==> flow/design.v <==
`timescale 1ns / 1ps
module fifo
(
 input we,  
 input re,
 input clk,
 input rst,
 input [7:0] data_in,
 output full,
 output reg [7:0] data_o,
 output  empty
);
integer i;
reg [4:0] pr,pw;
reg [7:0] mem [31:0];
assign empty = (pw == pr);
assign full  = ((pw + 5'd1) == pr);
 always@(posedge clk )
begin
 if(!rst)
  begin
   pr<=5'd1;
   pw<=5'd1;
   for(i=0;i<=31;i=i+1)
    begin
      mem[i]<=8'b0;
    end
  end
else
begin
  if(re&&!empty)
   begin
     data_o<=mem[pr];
     pr<=pr+5'd1;
   end
  if(we&&!full )
   begin
     mem[pw]<=data_in;
     pw<=pw+5'd1;
   end
end
end
endmodule
`timescale 1ns / 1ps
module UART_User_interface(
input [7:0]data_in,
input [2:0]addr,
input wr_en,
input rd_en,
input rst,
input clk,
input fifo_full,
output reg [7:0]AXI_data_out,
output reg [7:0]data_fifo,
output reg fifo_wr_en,
output     [7:0]reg_array0,
output     [7:0]reg_array1,
output     [7:0]reg_array3,
output     [7:0]reg_array4
    );
 reg [7:0] mem [0:7];
assign reg_array0=mem[0];    
assign reg_array1=mem[1];    
assign reg_array3=mem[3];    
assign reg_array4=mem[4];    
always @ (posedge clk) begin
 if (!rst) begin
   mem[0] <= 8'b0;
   mem[1] <= 8'b0;
   mem[2] <= 8'b0;
   mem[3] <= 8'b0;
   mem[4] <= 8'b0;
   mem[5] <= 8'b0;
   mem[6] <= 8'b0;
   mem[7] <= 8'b0;
   AXI_data_out <= 8'b0;
   data_fifo <= 8'b0;
   fifo_wr_en <= 1'b0;
    end
 else begin
   if (wr_en) 
      begin
       mem[addr] <= data_in;
       AXI_data_out <= 0;
         if (addr== 3'b000&& !fifo_full && reg_array3[7] == 0)
         begin                              
            fifo_wr_en <= 1'b1;             
            data_fifo <= data_in;
            mem[5] <= 8'b11111101;
         end 
         else 
         begin
            mem[5]<= 8'b11111111;
            fifo_wr_en <= 1'b0;
            data_fifo <= 8'b0;
         end  
   end	  
   else if (rd_en) begin
	       AXI_data_out <= mem[addr];
	       fifo_wr_en <= 1'b0;
   end
   else begin
	      AXI_data_out <= 0;
	      fifo_wr_en <= 1'b0;
	      mem[5]<= 8'b11111111;
   end	 
 end
end
endmodule
`timescale 1ns / 1ps
module c_div
(
input control,               
input clk_cpu,               
input rst,
input [7:0] tx,              
input [7:0] rate,            
output reg baud_clock,       
output reg baud_tick         
);
reg [15:0] value_rate;
reg  [22:0] int_counter;
reg generate_clk;
always @( posedge clk_cpu)
begin
	if (!rst)
		begin
         value_rate <=16'b0;
		 int_counter <= 0;
	     baud_clock <=1;
         generate_clk <= 0;
         baud_tick <= 0;
		end
    else if (control) begin
         value_rate <= {rate,tx};
         generate_clk <= 1;
         baud_tick <= 0;
    end
    else if (generate_clk) begin
	      if (int_counter == ((value_rate/2)))   
		     begin
		      int_counter <= 0;
		      baud_clock <= ~baud_clock;
		      baud_tick <= ~baud_clock;
		      end
	      else begin
		      int_counter <= int_counter + 1;
		      baud_tick <= 0;
	      end
          end
    else begin
             value_rate <= 16'b0;
		     int_counter <= 0;
	         baud_clock <=1;
	         baud_tick <= 0;
         end
end
endmodule
`timescale 1ns / 1ps
module Process(
    input LCR0,                            
    input LCR1,
    input LCR2,                            
    input LCR3,                            
    input LCR4,                           
    input LCR5,
    input [7:0] data_in,  
    input fifo_empty,                      
    input clk,
    input reset,
    input tx_ready,                       
    output reg  fifo_read,                
    output reg [8:0] data_out,  
    output reg  [3:0] data_length,
    output reg [1:0] num_stop_bit,     
    output reg data_out_active         
    );
 reg  [3:0] data_in_length ;
 reg [7:0] data;
 reg [2:0] state;
 reg [2:0] next_state;
 reg parity;
 parameter  IDLE = 1'b0;
 parameter  data_processing = 1'b1;
always @(posedge clk)
begin
  if (reset==0)  state<= IDLE;
  else           state<= next_state;
end
always @*
 begin
   data_out_active =  0;
   data_out =0;
   num_stop_bit =0;
   data_length =0;
   fifo_read = 0;
   data = 0;
   data_in_length = 0;
   parity = 0;
   next_state = IDLE;
   case (state)
   IDLE:
     begin
    if ( fifo_empty == 0 && tx_ready)   
       begin                            
      fifo_read = 1;                     
     next_state = data_processing ;
       end
 end
data_processing:
    begin
    data_out_active=1;
 case({LCR0,LCR1})               
      2'b00:   begin data_in_length =5; data = {3'b000, data_in[4:0]}; end
      2'b01:   begin data_in_length =6; data = {2'b00,  data_in[5:0]}; end
      2'b10:   begin data_in_length =7; data = {1'b0,   data_in[6:0]}; end
      default: begin data_in_length =8; data = data_in;               end
 endcase
 parity = (^data) ^ LCR5;
     if (LCR3==1)
 begin
      data_length = data_in_length + 4'd1 ;
      data_out = {1'b0,data} | ({8'b0,parity} << data_in_length) ;
     end
 else
      begin
      data_length =  data_in_length;
      data_out = {1'b0,data};
      end
 case (LCR2)                             
 1'b0:    num_stop_bit=2'b01;    
 default: begin
        case({LCR0,LCR1})
        2'b00:   num_stop_bit=2'b10 ;     
        default: num_stop_bit= 2'b11 ;    
        endcase
     end
endcase
    if(!tx_ready)
       next_state=  IDLE;
    else
       next_state=  data_processing ;
    end
 default: begin
    next_state = IDLE;
 end
endcase
 end
endmodule
`timescale 1ns / 1ps
module transmitter(
    input [8:0] data_in,           
    input [1:0] num_stop_bit,
    input reset,
    input [3:0] data_length,            
    input MCR1,                   
    input clk,                   
    input baud_tick,             
    input data_valid ,            
    input n_CTS ,
    output reg  serial_data_out,
    output reg  n_RTS,                       
    output reg  tx_done,          
    output tx_ready              
    );
  reg  [9:0] data;
  reg [13:0] clk_counter;
  reg [3:0] length;
  reg [3:0] bit_counter;  
  reg start_transmit;
  reg tx;
  assign tx_ready = !tx_done;
always @(posedge clk)
 begin
   if (!reset) begin
        data <= 0;
        length <= 0;
        clk_counter <=0;
        bit_counter <= 0;
        n_RTS <= 1;
        tx_done <=0;
        serial_data_out <= 1;
        tx <=1;
       end
   else if (!baud_tick) begin
   end
   else if (data_valid && MCR1 && tx && !n_CTS) begin
         data <= {data_in[8:0],1'b0};      
         length <= data_length;
         bit_counter <= 0;
         tx_done <= 0;
         n_RTS <= 1;    
         tx <=0;
   end 
  else if ( MCR1 && !tx)begin
    n_RTS <= 0;   
    if (bit_counter <= length) begin
       if (clk_counter == 15) begin              
          clk_counter <=  0;                     
          bit_counter <= bit_counter + 1;
          serial_data_out <= data[0];
          data <= {1'b0,data[9:1]};
          end
       else  begin
          serial_data_out <= data[0];
          clk_counter <= clk_counter +1;
        end      
     end
    else begin
     n_RTS <= 0;
        case (num_stop_bit)
      2'b01: begin
           if (clk_counter == 15)begin             
             clk_counter <=  0;
             tx_done <= 1;
             tx<=1;       
             serial_data_out <= 1;
              end
           else  begin
             serial_data_out <=1;
             clk_counter <= clk_counter +1;            
           end
       end
      2'b10:begin                         
           if (clk_counter == 23)begin            
             clk_counter <=  0;
             tx_done <= 1;
             tx<=1;     
             serial_data_out <=1;
              end
           else  begin
             clk_counter <= clk_counter +1;
              serial_data_out <=1;              
              end         
       end
    2'b11:begin
           if (clk_counter == 31)begin             
             clk_counter <=  0;
             tx_done <= 1;
             tx<=1;      
             serial_data_out <=1;
              end
           else  begin
             clk_counter <= clk_counter +1;
             serial_data_out <=1;             
              end         
      end
    default begin
           if (clk_counter == 15)begin             
             clk_counter <=  0;
             tx_done <= 1;
             tx<=1;         
             serial_data_out <=1;
              end
           else  begin
             clk_counter <= clk_counter +1; 
             serial_data_out <=1;            
              end       
     end
     endcase
    end    
 end
 else begin
       data <= 0;
       length <= 0;
       clk_counter <=0;
       bit_counter <= 0;
       n_RTS <= 1;
       tx_done <=0;
       serial_data_out <= 1;
       tx <= 1;
 end 
end
endmodule
`timescale 1ns / 1ps
module UART_Top_Module(
input clk,                      
input rst,                      
input [7:0] data_in,            
input wr_en,rd_en,              
input [2:0] address,            
output  [7:0]data_o,            
output  serial_data_out,        
output  n_RTS,                  
output  tx_done,                
input   n_CTS                 
);
wire b1;
wire [7:0]b2;
wire b3;
wire [7:0]ar0;
wire [7:0]ar1;
wire [7:0]ar3;
wire [7:0]ar4;
wire e1, e2;
wire [8:0]e3;
wire [1:0]e4;
wire [3:0]e5;
wire e6;
wire c1, c3;
wire [7:0]c2;
wire  d1, d2;
assign tx_done = e6;
 UART_User_interface UI1 ( .clk(clk), .rst(rst),
  .wr_en(wr_en), .rd_en(rd_en), .data_in(data_in)
  , .addr(address), .fifo_full(b1),
  .data_fifo(b2), .fifo_wr_en(b3), .AXI_data_out(data_o),
  .reg_array0(ar0), .reg_array1(ar1), .reg_array3(ar3)
  , .reg_array4(ar4)
  );
  fifo F1( .clk(clk), .rst(rst),
  .we(b3), .data_in(b2), .re(c1),
  .full(b1), .data_o(c2), .empty(c3));
  c_div CD1( .rst(rst),
  .clk_cpu(clk), .tx(ar0), .rate(ar1), .control(ar3[7]),
  .baud_clock(d1), .baud_tick(d2));
  Process pr(
  .clk(clk), 
  .reset(rst),
  .data_in(c2), 
  .fifo_empty(c3), 
  .tx_ready(e1),
  .LCR0(ar3[0]), 
  .LCR1(ar3[1]),
  .LCR2(ar3[2]),
  .LCR3(ar3[3]),
  .LCR4(ar3[4]),
  .LCR5(ar3[5]),
  .fifo_read(c1), 
  .data_out_active(e2),
  .data_out(e3), 
  .num_stop_bit(e4),
  .data_length(e5));
  transmitter TX(  .reset(rst),
  .data_valid(e2), .data_in(e3), .num_stop_bit(e4), .data_length(e5), .MCR1(ar4[1]), .clk(clk), .baud_tick(d2),
  .serial_data_out(serial_data_out), .n_RTS(n_RTS), .tx_done(e6),.tx_ready(e1),.n_CTS(n_CTS));
 endmodule
## Reports on UART_Top_Module

The steps from the RTL of UART_Top_Module to its reports follow in flow order.
Line numbers count from 1 in the design file above.
Operators carry their Yosys type and port widths (W data, S select, Z words).
Not given: n/a

| inputs | value |
|---|---|
| top module | UART_Top_Module |
| clock input | clk |
| library | sky130hd |
| timing corner | tt_025C_1v80 |

## After elaboration

Source: Yosys, flattened and elaborated, memories not mapped. Widths are those after wreduce. Registers that Yosys merges into a memory's read port (data or address) are not register bits. Print and check cells do not count.
Memory sizes are those after Yosys's memory passes, which may raise the word count (mostly to a power of two), join words into wider ones and drop unused or constant bits.

| storage and ports | value |
|---|---|
| memories | 2 |
| latch bits | 0 |
| bits in registers | 100 |
| bits in writable memories | 320 |
| memory bits (read-only) | 0 |
| output and inout port bits | 11 |
| cells after elaboration | 169 |

| operators by class | value |
|---|---|
| divide/modulo/power cells | 0 |
| reductions and logical operators | 26 |
| equality and inequality tests | 21 |
| shift-type cells | 1 |
| multiply operators | 0 |
| $add $sub $neg | 6 |
| mux-type cells | 78 |
| bitwise logic cells | 16 |
| magnitude comparators | 1 |

Memory list:

| name | depth | width | RTL line | text |
|---|---|---|---|---|
| F1.mem | 32 | 8 | 15 | `reg [7:0] mem [31:0];` |
| UI1.mem | 8 | 8 | 61 | `reg [7:0] mem [0:7];` |

Operator list:

| kind | count |
|---|---|
| $mux W8 | 9 |
| $mux W14 | 5 |
| $mux W23 | 2 |
| $mux W10 | 4 |
| $mux W4 | 9 |
| $mux W1 | 34 |
| $mux W16 | 2 |
| $eq A14 B5 Y1 const B | 2 |
| $pmux W14 S2 | 1 |
| $pmux W8 S3 | 1 |
| $add A23 B1 Y23 const B | 1 |
| $eq A23 B15 Y1 | 1 |
| $mux W9 | 2 |
| $add A14 B1 Y14 const B | 1 |
| $eq A14 B4 Y1 const B | 1 |
| $pmux W4 S3 | 1 |
| $add A5 B1 Y5 const B | 2 |
| $eq A5 B5 Y1 | 2 |
| $mux W5 | 2 |
| $logic_and A1 B1 Y1 | 9 |
| $shl A1 B4 Y9 | 1 |
| $not A1 Y1 | 9 |
| $ne A3 B2 Y1 const B | 3 |
| $or A8 B9 Y9 | 1 |
| $reduce_and A2 Y1 | 4 |
| $add A4 B1 Y4 const B | 2 |
| $ne A4 B3 Y1 const B | 2 |
| $reduce_xor A8 Y1 | 1 |

Not listed: further kinds 22, cells in them 35.

## Longest topological paths

Depth = most cells in a row (Yosys ltp): at word level without a register or memory, in the mapped netlist without a sequential cell, where the memories' decode and read muxes count.

| depth | value |
|---|---|
| depth in word-level cells | 11 |
| ABC_AREA | 0 |
| depth in mapped cells | 8 |
| mapped depth without buffers | 7 |

## After synthesis

Yosys stat after the flow's synthesis: flattened, memories mapped to cells. It holds for the ABC_AREA given above (unset counts as 0); a run with the other value may have another netlist.
Totals and module areas in this step are rounded.

| mapped netlist | value |
|---|---|
| flip-flop cells | 434 |
| buffer cells | 92 |
| chip area (Yosys) | 20000 sq um |
| mapped cells | 1483 |
| sequential part of the area | 12000 sq um |

Cell types:

| type | count |
|---|---|
| sky130_fd_sc_hd__edfxtp_1 | 328 |
| sky130_fd_sc_hd__mux4_2 | 96 |
| sky130_fd_sc_hd__dfxtp_1 | 106 |
| sky130_fd_sc_hd__and2_1 | 315 |
| sky130_fd_sc_hd__nor2_1 | 101 |
| sky130_fd_sc_hd__xnor2_1 | 41 |
| sky130_fd_sc_hd__xor2_1 | 29 |
| sky130_fd_sc_hd__o21ai_0 | 46 |
| sky130_fd_sc_hd__clkbuf_1 | 59 |
| sky130_fd_sc_hd__ha_1 | 16 |
| sky130_fd_sc_hd__a21oi_1 | 39 |
| sky130_fd_sc_hd__a22oi_1 | 19 |
| sky130_fd_sc_hd__nand3_1 | 28 |
| sky130_fd_sc_hd__nor3_1 | 25 |
| sky130_fd_sc_hd__nand2_1 | 33 |
| sky130_fd_sc_hd__mux2i_1 | 12 |
| sky130_fd_sc_hd__o311ai_4 | 4 |
| sky130_fd_sc_hd__mux2_2 | 9 |

Other cell types: 45; their cells: 177.
The figures by module come from a second, unflattened synthesis with its own total; it is not the netlist above.

| second synthesis, totals | value |
|---|---|
| cell total of the unflattened synthesis | 1692 |
| area total of the unflattened synthesis | 20000 sq um |

Each row is one instance without its submodules.

Modules:

| module | area (sq um) | instances | seq. area (sq um) | cells |
|---|---|---|---|---|
| fifo | 12000 | 1 | 8100 | 924 |
| UART_User_interface | 3600 | 1 | 2300 | 262 |
| transmitter | 1900 | 1 | 720 | 227 |
| c_div | 1900 | 1 | 820 | 220 |
| Process | 450 | 1 | 40 | 59 |
| UART_Top_Module | 0.0 | 1 | 0.0 | 0 |

## Worst setup path after synthesis

Path of least setup slack by OpenSTA after synthesis, without wires, with an ideal clock, recovery checks aside; 20% of the period is set as input and as output delay. Where synthesis merged equal registers, the netlist keeps one of their names.

| timing post-synthesis | value |
|---|---|
| path type | input to register |
| start point | input port rst |
| end point | memory F1.mem[13][0] |
| setup time | 0.384 ns |
| data required time | 4.616 ns |
| arrival time | 2.653 ns |
| slack | 1.963 ns |
| delay of the path | 2.037 ns |
| buffers on the path | 2 |
| stages | 5 |
| clock period | 5.0 ns |
| launch time at the first pin | 1.000 ns |
| period reached after synthesis | 3.037 ns |

"delay of the path" is the arrival time less input delay plus setup time.
"stages" counts driving pins, that of a launching flip-flop among them; a cell with two outputs on the path counts twice.
"period reached after synthesis" = period - worst setup slack (recovery checks aside). The figure is calculated, with input and output delays left at 20% of the set period.
Between the ends stands the longest chain of elaborated cells between them, by number of cells; it is not shown to be the way that was timed. Of several equally long chains one is given.
A line is the first line of the expression or statement that the cell stems from. Yosys adds cells for indexed reads and writes and turns some case tables into memories.
The path ends at the enable pin of a flip-flop; only ways to that pin are counted.

| between the ends, post-synthesis | value |
|---|---|
| path through | sky130_fd_sc_hd__clkbuf_1 -> sky130_fd_sc_hd__and2_1 -> sky130_fd_sc_hd__o311ai_4 -> sky130_fd_sc_hd__buf_4 -> sky130_fd_sc_hd__o21ai_0 |
| length of the longest elaborated chain | 1 |
| elaborated cells between the ends (all ways) | 3 |

RTL lines, path post-synthesis:

| what | RTL line | text |
|---|---|---|
| start: declaration | 378 | `input rst,` |
| $mux W5 | 20 | `if(!rst)` |
| end: declaration | 15 | `reg [7:0] mem [31:0];` |

## Timing after layout

From the final timing report of run 1: the path of least setup slack in the routed layout; clock arrival at registers is part of the times.

| timing after layout | value |
|---|---|
| path type | register to register |
| start point | register F1.pw[1] |
| end point | memory F1.mem[18][2] |
| setup time | 0.25 ns |
| arrival time | 3.30 ns |
| buffers on the path | 1 |
| clock period | 3.53 ns |
| stages | 7 |
| data required time | 3.79 ns |
| launch time at the first pin | 0.62 ns |
| slack | 0.50 ns |

Between the ends stands the longest chain of elaborated cells between them, by number of cells; it is not shown to be the way that was timed. Of several equally long chains one is given.
The path ends at the enable pin of a flip-flop; only ways to that pin are counted.

| between the ends, after layout | value |
|---|---|
| path through | sky130_fd_sc_hd__dfxtp_1 -> sky130_fd_sc_hd__ha_1 -> sky130_fd_sc_hd__nand3_1 -> sky130_fd_sc_hd__xnor2_2 -> sky130_fd_sc_hd__o311ai_4 -> sky130_fd_sc_hd__o21ai_0 -> sky130_fd_sc_hd__buf_4 |
| length of the longest elaborated chain | 6 |
| elaborated cells between the ends (all ways) | 8 |

RTL lines, path after layout:

| what | RTL line | text |
|---|---|---|
| start: declaration | 14 | `reg [4:0] pr,pw;` |
| start: assignment | 23 | `pw<=5'd1;` |
| start: assignment | 39 | `pw<=pw+5'd1;` |
| $add A5 B1 Y5 | 17 | `assign full  = ((pw + 5'd1) == pr);` |
| $eq A5 B5 Y1 | 17 |  |
| $logic_not A1 Y1 | 36 | `if(we&&!full )` |
| $logic_and A1 B1 Y1 | 36 |  |
| $mux W5 | 36 |  |
| $mux W5 | 20 | `if(!rst)` |
| end: declaration | 15 | `reg [7:0] mem [31:0];` |

Wiki page: UART_Top_Module / flow data

Top module UART_Top_Module; platform sky130hd; tools Yosys and OpenROAD; 4 stored runs in no particular order. Input and output delays are each 20% of the period that was set; the output load is 0.01 pF.
"achieved period" means the clock period less the worst setup slack. The figure is calculated, with input and output delays left at 20% of the set period.
By "time used up by the worst setup path" is meant the share of the clock period that the worst setup path is allowed (20% is reserved at inputs, 20% at outputs), minus its slack. Clock arrival times at its registers enter into it.
"total design power" is the tool's figure for a default switching activity; nothing was simulated.
The measured numbers are rounded.
Settings: -- = not set for that run.

| run name | CAP_MARGIN | CORE_ASPECT_RATIO | CORE_MARGIN | CORE_UTILIZATION | CTS_CLUSTER_DIAMETER | CTS_CLUSTER_SIZE | PLACE_DENSITY_LB_ADDON | TNS_END_PERCENT | period_ns | SLEW_MARGIN | GPL_ROUTABILITY_DRIVEN | GPL_TIMING_DRIVEN | ABC_AREA | CELL_PAD_IN_SITES_DETAIL_PLACEMENT | CELL_PAD_IN_SITES_GLOBAL_PLACEMENT | PLACE_DENSITY | SETUP_SLACK_MARGIN | die size (sq um) | final design utilization | area of the standard cells in the finished layout (sq um) | setup TNS (ns) | post-route worst hold slack (ns) | chip area in the Yosys report (sq um) | worst setup slack after layout (ns) | total design power (uW) | achieved period (ns) | time used up by the worst setup path (ns) | critical path type |
|---|---|---|---|---|---|---|---|---|---|---|---|---|---|---|---|---|---|---|---|---|---|---|---|---|---|---|---|---|
| run 1 | 25 | 1.2 | 2 | 65 | 206 | 97 | 0.11 | 55 | 3.53 | 20 | -- | -- | -- | -- | -- | -- | -- | 32000 | 0.7 | 21000 | 0.000 | 0.47 | 20000 | 0.50 | 9600 | 3.034 | 3.03 | register to register |
| run 2 | 20 | -- | 2 | 40 | -- | -- | -- | -- | 4.8 | 20 | -- | -- | -- | -- | -- | -- | -- | 52000 | 0.45 | 23000 | 0.000 | 0.45 | 20000 | 1.5 | 9300 | 3.339 | 3.34 | register to register |
| run 3 | 20 | -- | 2 | 40 | -- | 55 | -- | -- | 5.0 | 20 | 0 | 0 | -- | -- | -- | -- | -- | 52000 | 0.45 | 23000 | 0.000 | 0.45 | 20000 | 1.6 | 9100 | 3.371 | 3.37 | register to register |
| run 4 | 20 | -- | 2 | 56 | 151 | -- | -- | -- | 2.64 | 20 | 1 | -- | 0 | 0 | 1 | 0.47 | 0.42 | 37000 | 0.69 | 24000 | 0.000 | 0.29 | 20000 | 0.28 | 17000 | 2.363 | 2.36 | register to register |
